==> flow/design.v <==
module rsmul (
    r_r, 
    r_i, 
    s_r, 
    mul_r, 
    mul_i
);
    input signed [5:0] r_r, r_i;
    input [1:0] s_r;
    output signed [8:0] mul_r, mul_i;
    wire signed [2:0] s;
    assign s = {1'b0, s_r};
    assign mul_r = s * r_r;
    assign mul_i = s * r_i;
endmodule
module ml_demodulator(
    i_clk,
    i_reset,
    i_trig,
    i_y_hat,
    i_r,
    i_rd_rdy,
    o_rd_vld,
    o_llr,
    o_hard_bit
);
input i_clk;
input i_reset;
input i_trig;
input [159:0] i_y_hat;
input [319:0] i_r;
input i_rd_rdy;
output o_rd_vld;
output [7:0] o_llr;
output o_hard_bit;
localparam IDLE = 0;
localparam R44_S = 4'd1;
localparam R33_S = 4'd2;
localparam R34_S = 4'd3;
localparam R22_S = 4'd4;
localparam BUF = 3'd1;
localparam CAL_AB = 3'd2;
localparam OUT = 3'd3;
localparam CAL_CD = 3'd4;
localparam CAL_EF = 3'd5;
localparam CAL_GH = 3'd6;
localparam COMPARE = 3'd7;
integer i, j, k, m, n, p, q;
wire       gclk1, gclk2, gclk3; 
wire [1:0] SQRT   = 2'b1_1;  
wire [39:0] r34, r23, r24, r12, r13, r14;
wire [19:0] r44, r33, r22, r11;
wire [39:0] y4, y3, y2, y1;
reg [9:0] r34_r_r, r24_r_r, r14_r_r, r23_r_r, r13_r_r, r12_r_r, r34_i_r, r24_i_r, r14_i_r, r23_i_r, r13_i_r, r12_i_r;
wire [9:0] r34_r_w, r24_r_w, r14_r_w, r23_r_w, r13_r_w, r12_r_w, r34_i_w, r24_i_w, r14_i_w, r23_i_w, r13_i_w, r12_i_w;
reg [9:0] r44_r_r, r33_r_r, r22_r_r, r11_r_r;
wire [9:0] r44_r_w, r33_r_w, r22_r_w, r11_r_w;
reg [7:0] y1_r_r, y2_r_r, y3_r_r, y4_r_r, y1_i_r, y2_i_r, y3_i_r, y4_i_r;
reg [7:0] y1_r_w, y2_r_w, y3_r_w, y4_r_w, y1_i_w, y2_i_w, y3_i_w, y4_i_w;
wire [8:0] rsmul_o_r, rsmul_o_i;
reg [5:0] rsmul_i_r_r, rsmul_i_r_i;
reg [1:0] rsmul_i_s_r;
reg [3:0] rs_state_r, rs_state_w;
reg [1:0] rs_count_r, rs_count_w;
reg [2:0] state_r, state_w;
reg [1:0] count_r, count_w;
reg [12:0] L_tmp_r[0:3];
reg [12:0] L_tmp_w[0:3];
reg [1:0] j2_path_r[0:3];
reg [1:0] j2_path_w[0:3];
reg [1:0] j1_path_r[0:3];
reg [1:0] j1_path_w[0:3];
reg [9:0] y_tmp_r, y_tmp_i;
reg [9:0] rs1r, rs1i, rs2r, rs2i, rs3r, rs3i, rs4r, rs4i;
reg [9:0] rs_other_r, rs_other_i;
reg signed [11:0] a, b;
reg signed [11:0] c, d;
reg signed [11:0] e[0:3];
reg signed [11:0] f[0:3];
reg signed [11:0] g[0:3];
reg signed [11:0] h[0:3];
reg [11:0] cal_tmp_r, cal_tmp_i;
reg [12:0] L_tmp1;
reg [12:0] L_tmp2;
reg [12:0] L_tmp3[0:3];
reg [12:0] L_tmp4[0:3];
reg [1:0] j3_r, j3_w, j4_r, j4_w, j2_r, j2_w, j1_r, j1_w;
reg [12:0] L_min1_r[0:3];
reg [12:0] L_min1_w[0:3];
reg [12:0] min_r;
reg [12:0] min_w;
reg [12:0] min_tmp[0:6];
reg [1:0] trace_r[0:3];
reg [1:0] trace_w[0:3];
reg [1:0] trace_tmp[0:2];
reg [143:0] output_buf_r, output_buf_w;
reg [7:0] buf_count_r, buf_count_w;
reg [7:0] buf_out_r, buf_out_w;
reg       gclk_detect_w, gclk_detect_r;
assign {r44, r34, r24, r14, r33, r23, r13, r22, r12, r11} = i_r;
assign {y4, y3, y2, y1} = i_y_hat;
assign r34_i_w = (i_trig) ? r34[39:30] : r34_i_r;
assign r34_r_w = (i_trig) ? r34[19:10] : r34_r_r;
assign r24_i_w = (i_trig) ? r24[39:30] : r24_i_r;
assign r24_r_w = (i_trig) ? r24[19:10] : r24_r_r;
assign r14_i_w = (i_trig) ? r14[39:30] : r14_i_r;
assign r14_r_w = (i_trig) ? r14[19:10] : r14_r_r;
assign r23_i_w = (i_trig) ? r23[39:32] : r23_i_r;
assign r23_r_w = (i_trig) ? r23[19:10] : r23_r_r;
assign r13_i_w = (i_trig) ? r13[39:30] : r13_i_r;
assign r13_r_w = (i_trig) ? r13[19:10] : r13_r_r;
assign r12_i_w = (i_trig) ? r12[39:30] : r12_i_r;
assign r12_r_w = (i_trig) ? r12[19:10] : r12_r_r;
assign r44_r_w = (i_trig) ? r44[19:10] : r44_r_r;
assign r33_r_w = (i_trig) ? r33[19:10] : r33_r_r;
assign r22_r_w = (i_trig) ? r22[19:10] : r22_r_r;
assign r11_r_w = (i_trig) ? r11[19:10] : r11_r_r;
assign o_llr = {o_hard_bit, 6'b0, 1'b1};
assign o_hard_bit = output_buf_r[buf_out_r];
assign o_rd_vld = i_rd_rdy & (buf_count_r != buf_out_r);
rsmul rsmul0(.r_r(rsmul_i_r_r), .r_i(rsmul_i_r_i), 
            .s_r(rsmul_i_s_r),  
            .mul_r(rsmul_o_r), .mul_i(rsmul_o_i));
always @(*) begin
    rs_state_w = rs_state_r;
    rs_count_w = rs_count_r;
    y4_i_w = y4_i_r;
    y4_r_w = y4_r_r;
    y3_i_w = y3_i_r;
    y3_r_w = y3_r_r;
    y2_i_w = y2_i_r;
    y2_r_w = y2_r_r;
    y1_i_w = y1_i_r;
    y1_r_w = y1_r_r;
    gclk_detect_w = 0;
    case (rs_state_r)
        IDLE: begin
            rsmul_i_r_i = 0;
            rsmul_i_r_r = 0;
            rsmul_i_s_r = 0;
            if (i_trig) begin
                rs_state_w = R44_S;
                y4_i_w = y4[38:33];
                y4_r_w = y4[18:13];
                y3_i_w = y3[38:33];
                y3_r_w = y3[18:13];
                y2_i_w = y2[38:33];
                y2_r_w = y2[18:13];
                y1_i_w = y1[38:33];
                y1_r_w = y1[18:13];
                gclk_detect_w = 1;
            end
            else rs_state_w = IDLE;
        end
        R44_S: begin
            gclk_detect_w = 1;
            rsmul_i_r_r = y4_r_r;
            rsmul_i_r_i = y4_i_r;
            rsmul_i_s_r = SQRT;
            y4_r_w = rsmul_o_r[7:0];
            y4_i_w = rsmul_o_i[7:0];
            rs_state_w = R33_S;
        end
        R33_S: begin
            gclk_detect_w = 1;
            rsmul_i_r_r = y3_r_r;
            rsmul_i_r_i = y3_i_r;
            rsmul_i_s_r = SQRT;
            y3_r_w = rsmul_o_r[7:0];
            y3_i_w = rsmul_o_i[7:0];
            rs_state_w = R34_S;
        end
        R34_S: begin
            gclk_detect_w = 1;
            rsmul_i_r_r = y2_r_r;
            rsmul_i_r_i = y2_i_r;
            rsmul_i_s_r = SQRT;
            y2_r_w = rsmul_o_r[7:0];
            y2_i_w = rsmul_o_i[7:0];
            rs_state_w = R22_S;
        end
        R22_S: begin
            gclk_detect_w = 1;
            rsmul_i_r_r = y1_r_r;
            rsmul_i_r_i = y1_i_r;
            rsmul_i_s_r = SQRT;
            y1_r_w = rsmul_o_r[7:0];
            y1_i_w = rsmul_o_i[7:0];
            rs_state_w = IDLE;
        end
        default: begin
            rs_state_w = rs_state_r;
            rs_count_w = rs_count_r;
            rsmul_i_r_i = 0;
            rsmul_i_r_r = 0;
            rsmul_i_s_r = 0;
        end
    endcase
end
always @(*) begin
    state_w = state_r;
    count_w = count_r;
    for (j = 0; j < 4; j = j + 1) begin
        L_tmp_w[j] = L_tmp_r[j];
        L_min1_w[j] = L_min1_r[j];
        trace_w[j] = trace_r[j];
        j2_path_w[j] = j2_path_r[j];
        j1_path_w[j] = j1_path_r[j];
    end
    j1_w = j1_r;
    j2_w = j2_r;
    j3_w = j3_r;
    j4_w = j4_r;
    min_w = min_r;
    output_buf_w = output_buf_r;
    buf_count_w = buf_count_r;
    rs4i = 0;
    y_tmp_r = 0;
    y_tmp_i = 0;
    rs_other_r = 0;
    rs_other_i = 0;
    rs4r = 0;
    case (state_r)
        IDLE: begin
            if (i_trig) begin
                state_w = BUF;
                count_w = 0;
            end
            else begin
                state_w = IDLE;
            end
        end
        BUF: begin
            if (count_r < 1) begin
                count_w = count_r + 1;
            end
            else begin
                count_w = 0;
                state_w = CAL_AB;
                j1_w = 0;
                j2_w = 0;
                j3_w = 0;
                j4_w = 0;
            end
        end
        CAL_AB: begin
            state_w = CAL_CD;
            y_tmp_r = {y4_r_r, 2'b0};
            y_tmp_i = {y4_i_r, 2'b0};
            rs4r = (r44_r_r ^ {{10{j4_r[0]}}, 1'b1});
            rs4i = (r44_r_r ^ {{10{j4_r[1]}}, 1'b1});
            rs_other_r = 0;
            rs_other_i = 0;
            a = $signed(y_tmp_r) - $signed(rs4r);
            b = $signed(y_tmp_i) - $signed(rs4i);
            if (a < 0) a = ~a;  
            if (b < 0) b = ~b;  
            L_tmp1 = a + b;
            L_tmp_w[0] = L_tmp1; 
            L_tmp_w[1] = L_tmp1; 
            L_tmp_w[2] = L_tmp1; 
            L_tmp_w[3] = L_tmp1; 
        end
        CAL_CD: begin
            state_w = CAL_EF;
            y_tmp_r = {y3_r_r, 2'b0};
            y_tmp_i = {y3_i_r, 2'b0};
            rs4r = (r34_r_r ^ {11{j4_r[0]}}) + (r34_i_r ^ {11{~j4_r[1]}});
            rs4i = (r34_r_r ^ {11{j4_r[1]}}) + (r34_i_r ^ {11{j4_r[0]}});
            cal_tmp_r = $signed(y_tmp_r) - $signed(rs4r);
            cal_tmp_i = $signed(y_tmp_i) - $signed(rs4i);
            for (m = 0; m < 4; m = m + 1) begin
                rs3r = r33_r_r ^ {11{m[0]}};
                rs3i = r33_r_r ^ {11{m[1]}};
                c = $signed(cal_tmp_r) - $signed(rs3r);
                d = $signed(cal_tmp_i) - $signed(rs3i);
                rs2r = 0;
                rs2i = 0;
                if (c < 0) c = ~c;  
                if (d < 0) d = ~d;  
                L_tmp2 = c + d;
                L_tmp_w[m] = L_tmp_r[m] + L_tmp2; 
            end
        end
        CAL_EF: begin
            j2_w = j2_r + 1;
            y_tmp_r = {y2_r_r, 2'b10};
            y_tmp_i = {y2_i_r, 2'b10};
            rs2r = r22_r_r ^ {11{j2_r[0]}};
            rs2i = r22_r_r ^ {11{j2_r[1]}};
            rs4r = (r24_r_r ^ {11{j4_r[0]}}) + (r24_i_r ^ {11{~j4_r[1]}});
            rs4i = (r24_r_r ^ {11{j4_r[1]}}) + (r24_i_r ^ {11{j4_r[0]}});
            cal_tmp_r = $signed(y_tmp_r) - $signed(rs4r) - $signed(rs2r);
            cal_tmp_i = $signed(y_tmp_i) - $signed(rs4i) - $signed(rs2i);
            for (m = 0; m < 4; m = m + 1) begin  
                rs3r = {r23_r_r ^ {{9{m[0]}}, 2'b0}} + {r23_i_r[7:0] ^ {9{~m[1]}}, 2'b00} ;
                rs3i = {r23_r_r[9:1] ^ {10{m[1]}}, 1'b0} + {r23_i_r[7:1] ^ {8{m[0]}}, 3'b0};
                e[m] = $signed(cal_tmp_r) - $signed(rs3r);
                f[m] = $signed(cal_tmp_i) - $signed(rs3i);
                if (e[m] < 0) e[m] = ~e[m];  
                if (f[m] < 0) f[m] = ~f[m];  
                L_tmp3[m] = e[m] + f[m];
                if (L_tmp3[m] <= L_min1_r[m] || j2_r == 2'b0) begin
                    L_min1_w[m] = L_tmp3[m];
                    j2_path_w[m] = j2_r;
                end
            end
            if (j2_r == 2'b11) begin
                state_w = CAL_GH;
            end
        end
        CAL_GH: begin
            if (count_r == 0 && j1_r == 0) begin
                L_tmp_w[0] = L_tmp_r[0] + L_min1_r[0];
                L_tmp_w[1] = L_tmp_r[1] + L_min1_r[1];
                L_tmp_w[2] = L_tmp_r[2] + L_min1_r[2];
                L_tmp_w[3] = L_tmp_r[3] + L_min1_r[3];
            end
            y_tmp_r = {y1_r_r, 2'b0};
            y_tmp_i = {y1_i_r, 2'b0};
            rs1r = r11_r_r ^ {11{j1_r[0]}};
            rs1i = r11_r_r ^ {11{j1_r[1]}};
            rs4r = (r14_r_r ^ {11{j4_r[0]}}) + (r14_i_r ^ {11{~j4_r[1]}});
            rs4i = (r14_r_r ^ {11{j4_r[1]}}) + (r14_i_r ^ {11{j4_r[0]}});
            cal_tmp_r = $signed(y_tmp_r) - $signed(rs4r) - $signed(rs1r);
            cal_tmp_i = $signed(y_tmp_i) - $signed(rs4i) - $signed(rs1i);
            if (count_r == 0) begin
                count_w = count_r + 1;
                for (m = 0; m < 2; m = m + 1) begin  
                    rs3r = (r13_r_r ^ {11{m[0]}}) + (r13_i_r ^ {11{~m[1]}});
                    rs3i = (r13_r_r ^ {11{m[1]}}) + (r13_i_r ^ {11{m[0]}});
                    rs2r = (r12_r_r ^ {11{j2_path_r[m][0]}}) + (r12_i_r ^ {11{~j2_path_r[m][1]}});
                    rs2i = (r12_r_r ^ {11{j2_path_r[m][1]}}) + (r12_i_r ^ {11{j2_path_r[m][0]}});
                    g[m] = $signed(cal_tmp_r) - $signed(rs2r) - $signed(rs3r);
                    h[m] = $signed(cal_tmp_i) - $signed(rs2i) - $signed(rs3i);
                    if (g[m] < 0) g[m] = ~g[m];  
                    if (h[m] < 0) h[m] = ~h[m];  
                    L_tmp4[m] = g[m] + h[m];
                    if (L_tmp4[m] <= L_min1_r[m] || j1_r == 2'b0) begin
                        L_min1_w[m] = L_tmp4[m];
                        j1_path_w[m] = j1_r;
                    end
                end
            end
            else begin
                count_w = 0;
                j1_w = j1_r + 1;
                for (m = 2; m < 4; m = m + 1) begin  
                    rs3r = (r13_r_r ^ {11{m[0]}}) + (r13_i_r ^ {11{~m[1]}});
                    rs3i = (r13_r_r ^ {11{m[1]}}) + (r13_i_r ^ {11{m[0]}});
                    rs2r = (r12_r_r ^ {11{j2_path_r[m][0]}}) + (r12_i_r ^ {11{~j2_path_r[m][1]}});
                    rs2i = (r12_r_r ^ {11{j2_path_r[m][1]}}) + (r12_i_r ^ {11{j2_path_r[m][0]}});
                    g[m] = $signed(cal_tmp_r) - $signed(rs2r) - $signed(rs3r);
                    h[m] = $signed(cal_tmp_i) - $signed(rs2i) - $signed(rs3i);
                    if (g[m] < 0) g[m] = ~g[m];  
                    if (h[m] < 0) h[m] = ~h[m];  
                    L_tmp4[m] = g[m] + h[m];
                    if (L_tmp4[m] <= L_min1_r[m] || j1_r == 2'b0) begin
                        L_min1_w[m] = L_tmp4[m];
                        j1_path_w[m] = j1_r;
                    end
                end
            end
            if (j1_r == 2'b11 && count_r[0] == 1'b1) begin
                state_w = COMPARE;
            end
        end
        COMPARE: begin
            j4_w = j4_r + 1;
            min_tmp[0] = L_tmp_r[0] + L_min1_r[0];
            min_tmp[1] = L_tmp_r[1] + L_min1_r[1];
            min_tmp[2] = L_tmp_r[2] + L_min1_r[2];
            min_tmp[3] = L_tmp_r[3] + L_min1_r[3];
            if (min_tmp[0] > min_tmp[1]) begin
                min_tmp[4] = min_tmp[1];
                trace_tmp[0] = 1;
            end
            else begin
                min_tmp[4] = min_tmp[0];
                trace_tmp[0] = 0;
            end
            if (min_tmp[2] > min_tmp[3]) begin
                min_tmp[5] = min_tmp[3];
                trace_tmp[1] = 3;
            end
            else begin
                min_tmp[5] = min_tmp[2];
                trace_tmp[1] = 2;
            end
            if (min_tmp[4] > min_tmp[5]) begin
                min_tmp[6] = min_tmp[5];
                trace_tmp[2] = trace_tmp[1];
            end
            else begin
                min_tmp[6] = min_tmp[4];
                trace_tmp[2] = trace_tmp[0];
            end
            if ((min_tmp[6] < min_r) || j4_r == 2'b0) begin
                min_w = min_tmp[6];
                trace_w[0] = j1_path_w[trace_tmp[2]];
                trace_w[1] = j2_path_r[trace_tmp[2]];
                trace_w[2] = trace_tmp[2];
                trace_w[3] = j4_r;
            end
            if (j4_r == 2'b11) begin
                state_w = OUT;
            end
            else begin
                state_w = CAL_AB;
            end
        end
        OUT: begin
            output_buf_w[buf_count_r] = trace_r[0][0];
            output_buf_w[buf_count_r + 1] = trace_r[0][1];
            output_buf_w[buf_count_r + 2] = trace_r[1][0];
            output_buf_w[buf_count_r + 3] = trace_r[1][1];
            output_buf_w[buf_count_r + 4] = trace_r[2][0];
            output_buf_w[buf_count_r + 5] = trace_r[2][1];
            output_buf_w[buf_count_r + 6] = trace_r[3][0];
            output_buf_w[buf_count_r + 7] = trace_r[3][1];
            if (buf_count_r != 8'd136) buf_count_w = buf_count_r + 8;
            else buf_count_w = 0;
            state_w = IDLE;
        end
        default: state_w = IDLE;
    endcase
end
always @(*) begin
    buf_out_w = buf_out_r;
    if (i_rd_rdy) begin
        if (o_rd_vld) begin
            if (buf_out_r == 8'd143) buf_out_w = 8'd0;
            else buf_out_w = buf_out_r + 1;
        end
    end
end
always @(posedge i_clk or posedge i_reset) begin
    if (i_reset) begin
        for (j = 0; j < 4; j = j + 1) begin
            L_tmp_r[j] <= 0;
            L_min1_r[j] <= 13'b1_1111_1111_1111;
            trace_r[j] <= 0;
            j2_path_r[j] <= 0;
            j1_path_r[j] <= 0;
        end
        r34_i_r <= 0;
        r34_r_r <= 0;
        r24_i_r <= 0;
        r24_r_r <= 0;
        r14_i_r <= 0;
        r14_r_r <= 0;
        r23_i_r <= 0;
        r23_r_r <= 0;
        r13_i_r <= 0;
        r13_r_r <= 0;
        r12_i_r <= 0;
        r12_r_r <= 0;
        r44_r_r <= 0;
        r33_r_r <= 0;
        r22_r_r <= 0;
        r11_r_r <= 0;
        y4_i_r <=  0;
        y4_r_r <=  0;
        y3_i_r <=  0;
        y3_r_r <=  0;
        y2_i_r <=  0;
        y2_r_r <=  0;
        y1_i_r <=  0;
        y1_r_r <=  0;
        rs_state_r <= IDLE;
        rs_count_r <= 0;
        state_r <= IDLE;
        count_r <= 0;
        j1_r <= 0;
        j2_r <= 0;
        j3_r <= 0;
        j4_r <= 0;
        min_r <= 0;
        output_buf_r <= 0;
        buf_count_r <= 0;
        buf_out_r <= 0;
        gclk_detect_r <= 0;
    end
    else begin
        for (j = 0; j < 4; j = j + 1) begin
            L_tmp_r[j] <= L_tmp_w[j];
            L_min1_r[j] <= L_min1_w[j];
            trace_r[j] <= trace_w[j];
            j2_path_r[j] <= j2_path_w[j];
            j1_path_r[j] <= j1_path_w[j];
        end
        r34_i_r <= r34_i_w;
        r34_r_r <= r34_r_w;
        r24_i_r <= r24_i_w;
        r24_r_r <= r24_r_w;
        r14_i_r <= r14_i_w;
        r14_r_r <= r14_r_w;
        r23_i_r <= r23_i_w;
        r23_r_r <= r23_r_w;
        r13_i_r <= r13_i_w;
        r13_r_r <= r13_r_w;
        r12_i_r <= r12_i_w;
        r12_r_r <= r12_r_w;
        r44_r_r <= r44_r_w;
        r33_r_r <= r33_r_w;
        r22_r_r <= r22_r_w;
        r11_r_r <= r11_r_w;
        y4_i_r <=  y4_i_w;
        y4_r_r <=  y4_r_w;
        y3_i_r <=  y3_i_w;
        y3_r_r <=  y3_r_w;
        y2_i_r <=  y2_i_w;
        y2_r_r <=  y2_r_w;
        y1_i_r <=  y1_i_w;
        y1_r_r <=  y1_r_w;
        rs_state_r <= rs_state_w;
        rs_count_r <= rs_count_w;
        state_r <= state_w;
        count_r <= count_w;
        j1_r <= j1_w;
        j2_r <= j2_w;
        j3_r <= j3_w;
        j4_r <= j4_w;
        min_r <= min_w;
        output_buf_r <= output_buf_w;
        buf_count_r <= buf_count_w;
        buf_out_r <= buf_out_w;
        gclk_detect_r <= gclk_detect_w;
    end
end
endmodule
Hand-over note for ml_demodulator

Tool chain data of ml_demodulator
Tool output for the design above before and after an edit, in the order of the flow.
"unedited" refers to lines of the RTL above, "edited" to lines of the edited file.
"change" is "edited" less "unedited", of the values as shown; "rel. change" is that difference over "unedited", in percent.
Operators carry their Yosys type and port widths (W data, S select, Z words).
Cell names lack the library's common part.
A cell with - has no value.

inputs
  design top = ml_demodulator
  clock port = i_clk
  library = sky130hd
  corner = tt_025C_1v80

Edit of the RTL
The edit as a unified diff against the file above.
A script made this edit. It changes what the design does and was not meant as an optimisation.

begin of diff
@@ -244,22 +244,4 @@
             end
         end
-        CAL_AB: begin
-            state_w = CAL_CD;
-            y_tmp_r = {y4_r_r, 2'b0};
-            y_tmp_i = {y4_i_r, 2'b0};
-            rs4r = (r44_r_r ^ {{10{j4_r[0]}}, 1'b1});
-            rs4i = (r44_r_r ^ {{10{j4_r[1]}}, 1'b1});
-            rs_other_r = 0;
-            rs_other_i = 0;
-            a = $signed(y_tmp_r) - $signed(rs4r);
-            b = $signed(y_tmp_i) - $signed(rs4i);
-            if (a < 0) a = ~a;  
-            if (b < 0) b = ~b;  
-            L_tmp1 = a + b;
-            L_tmp_w[0] = L_tmp1; 
-            L_tmp_w[1] = L_tmp1; 
-            L_tmp_w[2] = L_tmp1; 
-            L_tmp_w[3] = L_tmp1; 
-        end
         CAL_CD: begin
             state_w = CAL_EF;
end of diff

After elaboration
Source: Yosys, flattened and elaborated. Widths are those after wreduce. Registers that Yosys merges into a memory's read port (data or address) are not register bits. Print and check cells do not count.

word-level totals
  what                             unedited  edited  change  rel. change (%)
  bits in registers                538       524     -14     -2.60
  bits in latches                  0         0       0       -
  bits in writable memories        0         0       0       -
  bits in read-only memories       0         0       0       -
  clocked read ports x word width  0         0       0       -
  memories kept                    0         0       0       -
  bits of input ports              484       484     0       0.00
  output and inout port bits       10        10      0       0.00

operators by class
  what                              unedited  edited  change  rel. change (%)
  add/sub/neg operators             108       105     -3      -2.78
  multiply operators                2         2       0       0.00
  divide/modulo/power cells         0         0       0       -
  order comparisons                 35        33      -2      -5.71
  equal/unequal tests               37        35      -2      -5.41
  shift-type cells                  17        17      0       0.00
  muxes and demuxes                 128       94      -34     -26.56
  bitwise operators                 102       90      -12     -11.76
  reductions and logical operators  58        54      -4      -6.90

operators with widths
  kind                   unedited  edited  change  rel. change (%)
  $mux W2                35        7       -28     -80.00
  $not A1 Y1             14        6       -8      -57.14
  $reduce_bool A2 Y1     4         9       +5      +125.00
  $pmux W13 S2           4         8       +4      +100.00
  $pmux W13 S3           4         0       -4      -100.00
  $reduce_or A6 Y1       4         0       -4      -100.00
  $reduce_or A7 Y1       4         0       -4      -100.00
  $mux W8                11        8       -3      -27.27
  $xor A10 B10 Y10       34        32      -2      -5.88
  $mux W12               26        24      -2      -7.69
  $mux W13               21        19      -2      -9.52
  $pmux W8 S2            8         6       -2      -25.00
  $sub A10 B10 Y11       8         6       -2      -25.00
  $lt A11 B1 Y1 const B  2         0       -2      -100.00
  $not A11 Y12           2         0       -2      -100.00
  $reduce_or A5 Y1       2         0       -2      -100.00
  $mux W6                0         2       +2      -
  $pmux W6 S2            0         2       +2      -
  $ne A2 B2 Y1 const B   17        16      -1      -5.88
  $add A12 B12 Y13       13        12      -1      -7.69
  $eq A3 B2 Y1 const B   2         1       -1      -50.00
  $mux W144              1         0       -1      -100.00
  $pmux W3 S8            1         0       -1      -100.00
  $pmux W3 S6            0         1       +1      -
  $reduce_bool A3 Y1     0         1       +1      -

Unchanged operator kinds not shown: 59.

Logic depth
Depth = most cells in a row (Yosys ltp): at word level without a register or memory, in the mapped netlist without a sequential cell, where the memories' decode and read muxes count.

depth
  what                   unedited  edited  change  rel. change (%)
  word-level depth       20        19      -1      -5.00
  ABC_AREA               0         0       -       -
  depth in mapped cells  49        48      -1      -2.04

Mapped cells and area
Source: synth_stat.txt of the flow (Yosys; design flattened, memories mapped). It holds for the ABC_AREA given above (unset counts as 0); a run with the other value may have another netlist.

mapped netlist
  what                    unedited  edited   change   rel. change (%)
  cell count              7066      5911     -1155    -16.35
  synthesis area (um^2)   63601.0   54292.1  -9308.9  -14.64
  sequential area (um^2)  13605.5   12379.4  -1226.1  -9.01
  flip-flops              541       492      -49      -9.06

cells by type
  cell      unedited  edited  change  rel. change (%)
  inv_1     740       502     -238    -32.16
  xnor2_1   793       591     -202    -25.47
  ha_1      871       717     -154    -17.68
  a21oi_1   452       327     -125    -27.65
  nand2_1   490       388     -102    -20.82
  o21ai_0   469       379     -90     -19.19
  xor2_1    407       333     -74     -18.18
  fa_1      220       165     -55     -25.00
  o21bai_1  144       90      -54     -37.50
  dfrtp_1   487       438     -49     -10.06
  a22oi_1   65        24      -41     -63.08
  nand2b_1  50        18      -32     -64.00
  a32o_1    4         32      +28     +700.00
  a21o_1    140       115     -25     -17.86
  a211oi_1  19        44      +25     +131.58
  o211ai_1  14        37      +23     +164.29
  nand3_1   63        82      +19     +30.16
  a22o_1    32        51      +19     +59.38

Unchanged cell types not shown: 10.
The list need not be complete.
By module: a second synthesis without flattening, with its own total; a netlist apart from the flattened one above.

second synthesis, totals
  what                                     unedited  edited   change    rel. change (%)
  cell total of the unflattened synthesis  7274      5978     -1296     -17.82
  area (unflattened synthesis) (um^2)      65477.8   54653.7  -10824.1  -16.53

Rows give one instance, submodules left out.

by module, unedited
  module          times used  cells  area (um^2)  sequential area (um^2)
  ml_demodulator  1           7165   64649.5      13605.5
  rsmul           1           109    828.3        0.0

by module, edited
  module          times used  cells  area (um^2)  sequential area (um^2)
  ml_demodulator  1           5870   53809.1      12379.4
  rsmul           1           108    844.6        0.0

Timing after synthesis
Path of least setup slack by OpenSTA after synthesis, without wires, with an ideal clock, recovery checks aside; 20% of the period is set as input and as output delay. Where synthesis merged equal registers, the netlist keeps one of their names.

timing path after synthesis
  what                               unedited              edited                change  rel. change (%)
  path kind                          register to register  register to register  -       -
  start                              reg j4_r[1]           reg j4_r[0]           -       -
  end                                reg j2_path_r[2][0]   reg L_min1_r[2][12]   -       -
  clock period (ns)                  11.0                  11.0                  0.0     0.00
  library setup time (ns)            0.125                 0.078                 -0.047  -
  launch time at the first pin (ns)  0.000                 0.000                 0.000   -
  data arrival time (ns)             10.156                10.326                +0.170  +1.67
  required time (ns)                 10.875                10.922                +0.047  +0.43
  slack (ns)                         0.719                 0.597                 -0.122  -
  path delay (ns)                    10.281                10.404                +0.123  +1.20
  driving pins on the path           48                    44                    -4      -8.33
  path buffers                       4                     5                     +1      +25.00
  synthesis period reached (ns)      10.281                10.403                +0.122  +1.19

"path delay" is the arrival time less input delay plus setup time.
"driving pins on the path": output pins that drive a net of the path, with the launching flip-flop's if there is one; two outputs of one cell count as two.
"synthesis period reached" = period - worst setup slack (recovery checks aside). The figure is calculated, with input and output delays left at 20% of the set period.
The rows between start and end are the longest chain of elaborated cells between them; the timing report does not say that the signal goes this way. Where chains are equally long, one stands for them.
Each line given opens the expression or statement behind the cell; cells for indexed reads and writes are added by Yosys, which also makes memories of some case tables.

between the ends, after synthesis, unedited
  cell sequence = dfrtp_1 > clkbuf_1 > buf_1 > buf_1 > xnor2_1 > ha_1 > inv_1 > fa_1 > inv_1 > a21oi_1 > o21ai_0 > a21oi_1 > o21bai_1 > a21o_1 > a21oi_1 > xor2_1 > fa_1 > ha_1 > (+12 left out) > inv_1 > fa_1 > nor2b_1 > o21ai_0 > a21boi_0 > o21ai_0 > nor2b_1 > xnor2_1 > ha_1 > a21o_1 > a21o_1 > a21oi_1 > o21ai_0 > a21oi_1 > nor2b_1 > o31ai_1 > nor2b_1 > mux2_2
  cells in the longest elaborated chain = 13

RTL lines, path after synthesis, unedited
  what                RTL line  text
  from (decl)         87        reg [1:0] j3_r, j3_w, j4_r, j4_w, j2_r, j2_w, j1_r, j1_w;
  from (assign)       477       j4_r <= 0;
  from (assign)       523       j4_r <= j4_w;
  $not A1 Y1          291       rs4r = (r24_r_r ^ {11{j4_r[0]}}) + (r24_i_r ^ {11{~j4_r[1]}});
  $xor A10 B10 Y10    291
  $add A10 B10 Y10    291
  $sub A10 B10 Y11    293       cal_tmp_r = $signed(y_tmp_r) - $signed(rs4r) - $signed(rs2r);
  $sub A11 B10 Y12    293
  $sub A12 B10 Y12    298       e[m] = $signed(cal_tmp_r) - $signed(rs3r);
  $lt A12 B1 Y1       300       if (e[m] < 0) e[m] = ~e[m];
  $mux W12            300
  $add A12 B12 Y13    302       L_tmp3[m] = e[m] + f[m];
  $le A13 B13 Y1      303       if (L_tmp3[m] <= L_min1_r[m] || j2_r == 2'b0) begin
  $logic_or A1 B1 Y1  303
  $mux W2             303
  $mux W2             223       case (state_r)
  to (assign)         443       j2_path_r[j] <= 0;
  to (assign)         489       j2_path_r[j] <= j2_path_w[j];
  to (decl)           69        reg [1:0] j2_path_r[0:3];

between the ends, after synthesis, edited
  cell sequence = dfrtp_1 > clkbuf_1 > buf_1 > buf_1 > xor2_1 > ha_1 > fa_1 > a21oi_1 > nor2_1 > nor2_1 > o21bai_1 > a21oi_1 > o21bai_1 > a21oi_1 > xnor2_1 > fa_1 > inv_1 > ha_1 > (+8 left out) > xnor2_1 > buf_2 > xnor2_1 > ha_1 > fa_1 > a21o_1 > a211oi_1 > nor2_1 > o41ai_1 > xnor2_1 > ha_1 > and4_1 > a2111oi_0 > a31oi_1 > o41ai_1 > o211ai_1 > clkbuf_1 > and2_1
  cells in the longest elaborated chain = 14

RTL lines, path after synthesis, edited
  what                 RTL line  text
  from (decl)          87        reg [1:0] j3_r, j3_w, j4_r, j4_w, j2_r, j2_w, j1_r, j1_w;
  from (assign)        459       j4_r <= 0;
  from (assign)        505       j4_r <= j4_w;
  $xor A10 B10 Y10     305       rs4r = (r14_r_r ^ {11{j4_r[0]}}) + (r14_i_r ^ {11{~j4_r[1]}});
  $add A10 B10 Y10     305
  $sub A10 B10 Y11     307       cal_tmp_r = $signed(y_tmp_r) - $signed(rs4r) - $signed(rs1r);
  $sub A11 B10 Y12     307
  $sub A12 B10 Y12 x2  335       g[m] = $signed(cal_tmp_r) - $signed(rs2r) - $signed(rs3r);
  $lt A12 B1 Y1        337       if (g[m] < 0) g[m] = ~g[m];
  $mux W12             337
  $add A12 B12 Y13     339       L_tmp4[m] = g[m] + h[m];
  $le A13 B13 Y1       340       if (L_tmp4[m] <= L_min1_r[m] || j1_r == 2'b0) begin
  $logic_or A1 B1 Y1   340
  $mux W13             340
  $mux W13             309       if (count_r == 0) begin
  $pmux W13 S2         223       case (state_r)
  to (assign)          423       L_min1_r[j] <= 13'b1_1111_1111_1111;
  to (assign)          469       L_min1_r[j] <= L_min1_w[j];
  to (decl)            88        reg [12:0] L_min1_r[0:3];

Timing after layout
From the final timing report of each run of pair 1: the path of least setup slack in the routed layout; clock arrival at registers is part of the times.

timing path after layout
  what                               unedited              edited                change  rel. change (%)
  path kind                          register to register  register to register  -       -
  start                              reg j4_r[1]           reg j4_r[0]           -       -
  end                                reg j1_path_r[3][0]   reg L_min1_r[0][0]    -       -
  clock period (ns)                  10.7                  10.7                  0.0     0.00
  library setup time (ns)            0.11                  0.07                  -0.04   -
  launch time at the first pin (ns)  0.69                  0.66                  -0.03   -4.35
  data arrival time (ns)             10.82                 10.87                 +0.05   +0.46
  required time (ns)                 11.26                 11.31                 +0.05   +0.44
  slack (ns)                         0.43                  0.44                  +0.01   -
  driving pins on the path           39                    44                    +5      +12.82
  path buffers                       3                     5                     +2      +66.67

The rows between start and end are the longest chain of elaborated cells between them; the timing report does not say that the signal goes this way. Where chains are equally long, one stands for them.

between the ends, after layout, unedited
  cell sequence = dfrtp_4 > buf_6 > xor2_1 > ha_1 > fa_1 > xor2_1 > fa_1 > inv_1 > fa_1 > inv_1 > fa_1 > inv_1 > ha_1 > a21oi_1 > o21bai_1 > a21o_1 > a21oi_1 > o21ai_0 > (+3 left out) > xnor2_1 > ha_1 > fa_1 > a21o_1 > a21oi_1 > nor2b_1 > o21a_1 > o41ai_2 > o21ai_0 > xor2_1 > ha_1 > nand4_1 > nor3_1 > or4b_2 > nand3_1 > buf_4 > nor2_1 > mux2_2
  cells in the longest elaborated chain = 15

RTL lines, path after layout, unedited
  what                 RTL line  text
  from (decl)          87        reg [1:0] j3_r, j3_w, j4_r, j4_w, j2_r, j2_w, j1_r, j1_w;
  from (assign)        477       j4_r <= 0;
  from (assign)        523       j4_r <= j4_w;
  $not A1 Y1           323       rs4r = (r14_r_r ^ {11{j4_r[0]}}) + (r14_i_r ^ {11{~j4_r[1]}});
  $xor A10 B10 Y10     323
  $add A10 B10 Y10     323
  $sub A10 B10 Y11     325       cal_tmp_r = $signed(y_tmp_r) - $signed(rs4r) - $signed(rs1r);
  $sub A11 B10 Y12     325
  $sub A12 B10 Y12 x2  353       g[m] = $signed(cal_tmp_r) - $signed(rs2r) - $signed(rs3r);
  $lt A12 B1 Y1        355       if (g[m] < 0) g[m] = ~g[m];
  $mux W12             355
  $add A12 B12 Y13     357       L_tmp4[m] = g[m] + h[m];
  $le A13 B13 Y1       358       if (L_tmp4[m] <= L_min1_r[m] || j1_r == 2'b0) begin
  $logic_or A1 B1 Y1   358
  $mux W2              358
  $mux W2              327       if (count_r == 0) begin
  $mux W2              223       case (state_r)
  to (assign)          444       j1_path_r[j] <= 0;
  to (assign)          490       j1_path_r[j] <= j1_path_w[j];
  to (decl)            71        reg [1:0] j1_path_r[0:3];

between the ends, after layout, edited
  cell sequence = dfrtp_2 > buf_4 > xor2_1 > ha_1 > a21o_1 > a21oi_1 > xnor2_1 > fa_1 > inv_1 > ha_1 > a21oi_1 > o21bai_1 > a21oi_1 > o21bai_1 > a21oi_1 > xor2_1 > buf_4 > fa_1 > (+8 left out) > xor2_1 > ha_1 > fa_1 > a21o_1 > a211oi_1 > nor2_1 > o41ai_2 > o21ai_0 > xor2_1 > buf_4 > ha_1 > nand4_1 > o31a_1 > a21oi_1 > nor2_1 > a211oi_2 > buf_12 > mux2_2
  cells in the longest elaborated chain = 14

RTL lines, path after layout, edited
  what                 RTL line  text
  from (decl)          87        reg [1:0] j3_r, j3_w, j4_r, j4_w, j2_r, j2_w, j1_r, j1_w;
  from (assign)        459       j4_r <= 0;
  from (assign)        505       j4_r <= j4_w;
  $xor A10 B10 Y10     305       rs4r = (r14_r_r ^ {11{j4_r[0]}}) + (r14_i_r ^ {11{~j4_r[1]}});
  $add A10 B10 Y10     305
  $sub A10 B10 Y11     307       cal_tmp_r = $signed(y_tmp_r) - $signed(rs4r) - $signed(rs1r);
  $sub A11 B10 Y12     307
  $sub A12 B10 Y12 x2  316       g[m] = $signed(cal_tmp_r) - $signed(rs2r) - $signed(rs3r);
  $lt A12 B1 Y1        318       if (g[m] < 0) g[m] = ~g[m];
  $mux W12             318
  $add A12 B12 Y13     320       L_tmp4[m] = g[m] + h[m];
  $le A13 B13 Y1       321       if (L_tmp4[m] <= L_min1_r[m] || j1_r == 2'b0) begin
  $logic_or A1 B1 Y1   321
  $mux W13             321
  $mux W13             309       if (count_r == 0) begin
  $pmux W13 S2         223       case (state_r)
  to (assign)          423       L_min1_r[j] <= 13'b1_1111_1111_1111;
  to (assign)          469       L_min1_r[j] <= L_min1_w[j];
  to (decl)            88        reg [12:0] L_min1_r[0:3];

Flow runs
Both versions went through the flow (Yosys, OpenROAD) with the same settings in each pair. Constraints: input delay and output delay 20% of the set period each, output load 0.01 pF.

flow settings, pair 1
  CORE_UTILIZATION = 40
  PLACE_DENSITY = 0.6
  period_ns = 10.7
  CAP_MARGIN = 20
  CORE_MARGIN = 2
  SLEW_MARGIN = 20

final reports, pair 1
  what                                     unedited  edited    change    rel. change (%)
  mapped cell area after synthesis (um^2)  63601.0   54292.1   -9308.9   -14.64
  area inside the die boundary (um^2)      162208.0  138693.0  -23515.0  -14.50
  final design utilization (%)             45.0      44.8      -0.2      -
  setup slack of the worst path (ns)       0.433     0.441     +0.008    -
  period reached (ns)                      10.267    10.259    -0.008    -0.08

flow settings, pair 2
  ABC_AREA = 1
  CORE_ASPECT_RATIO = 0.65
  CORE_UTILIZATION = 26
  CTS_CLUSTER_SIZE = 92
  GPL_ROUTABILITY_DRIVEN = 1
  MAX_ROUTING_LAYER = met5
  MIN_ROUTING_LAYER = met2
  PLACE_DENSITY_LB_ADDON = 0.27
  SETUP_SLACK_MARGIN = 1.38
  SLEW_MARGIN = 25
  period_ns = 8.84
  CAP_MARGIN = 20
  CORE_MARGIN = 2

final reports, pair 2
  what                                     unedited  edited    change    rel. change (%)
  mapped cell area after synthesis (um^2)  67855.1   55881.1   -11974.0  -17.65
  area inside the die boundary (um^2)      265177.0  218740.0  -46437.0  -17.51
  final design utilization (%)             34.7      33.2      -1.5      -
  setup slack of the worst path (ns)       -0.118    -0.207    -0.089    -
  period reached (ns)                      8.958     9.047     +0.089    +0.99

By "period reached" is meant the clock period of the run minus its worst setup slack. This is arithmetic on one report: input and output delays are still those of the set period (20% each).

End of note.
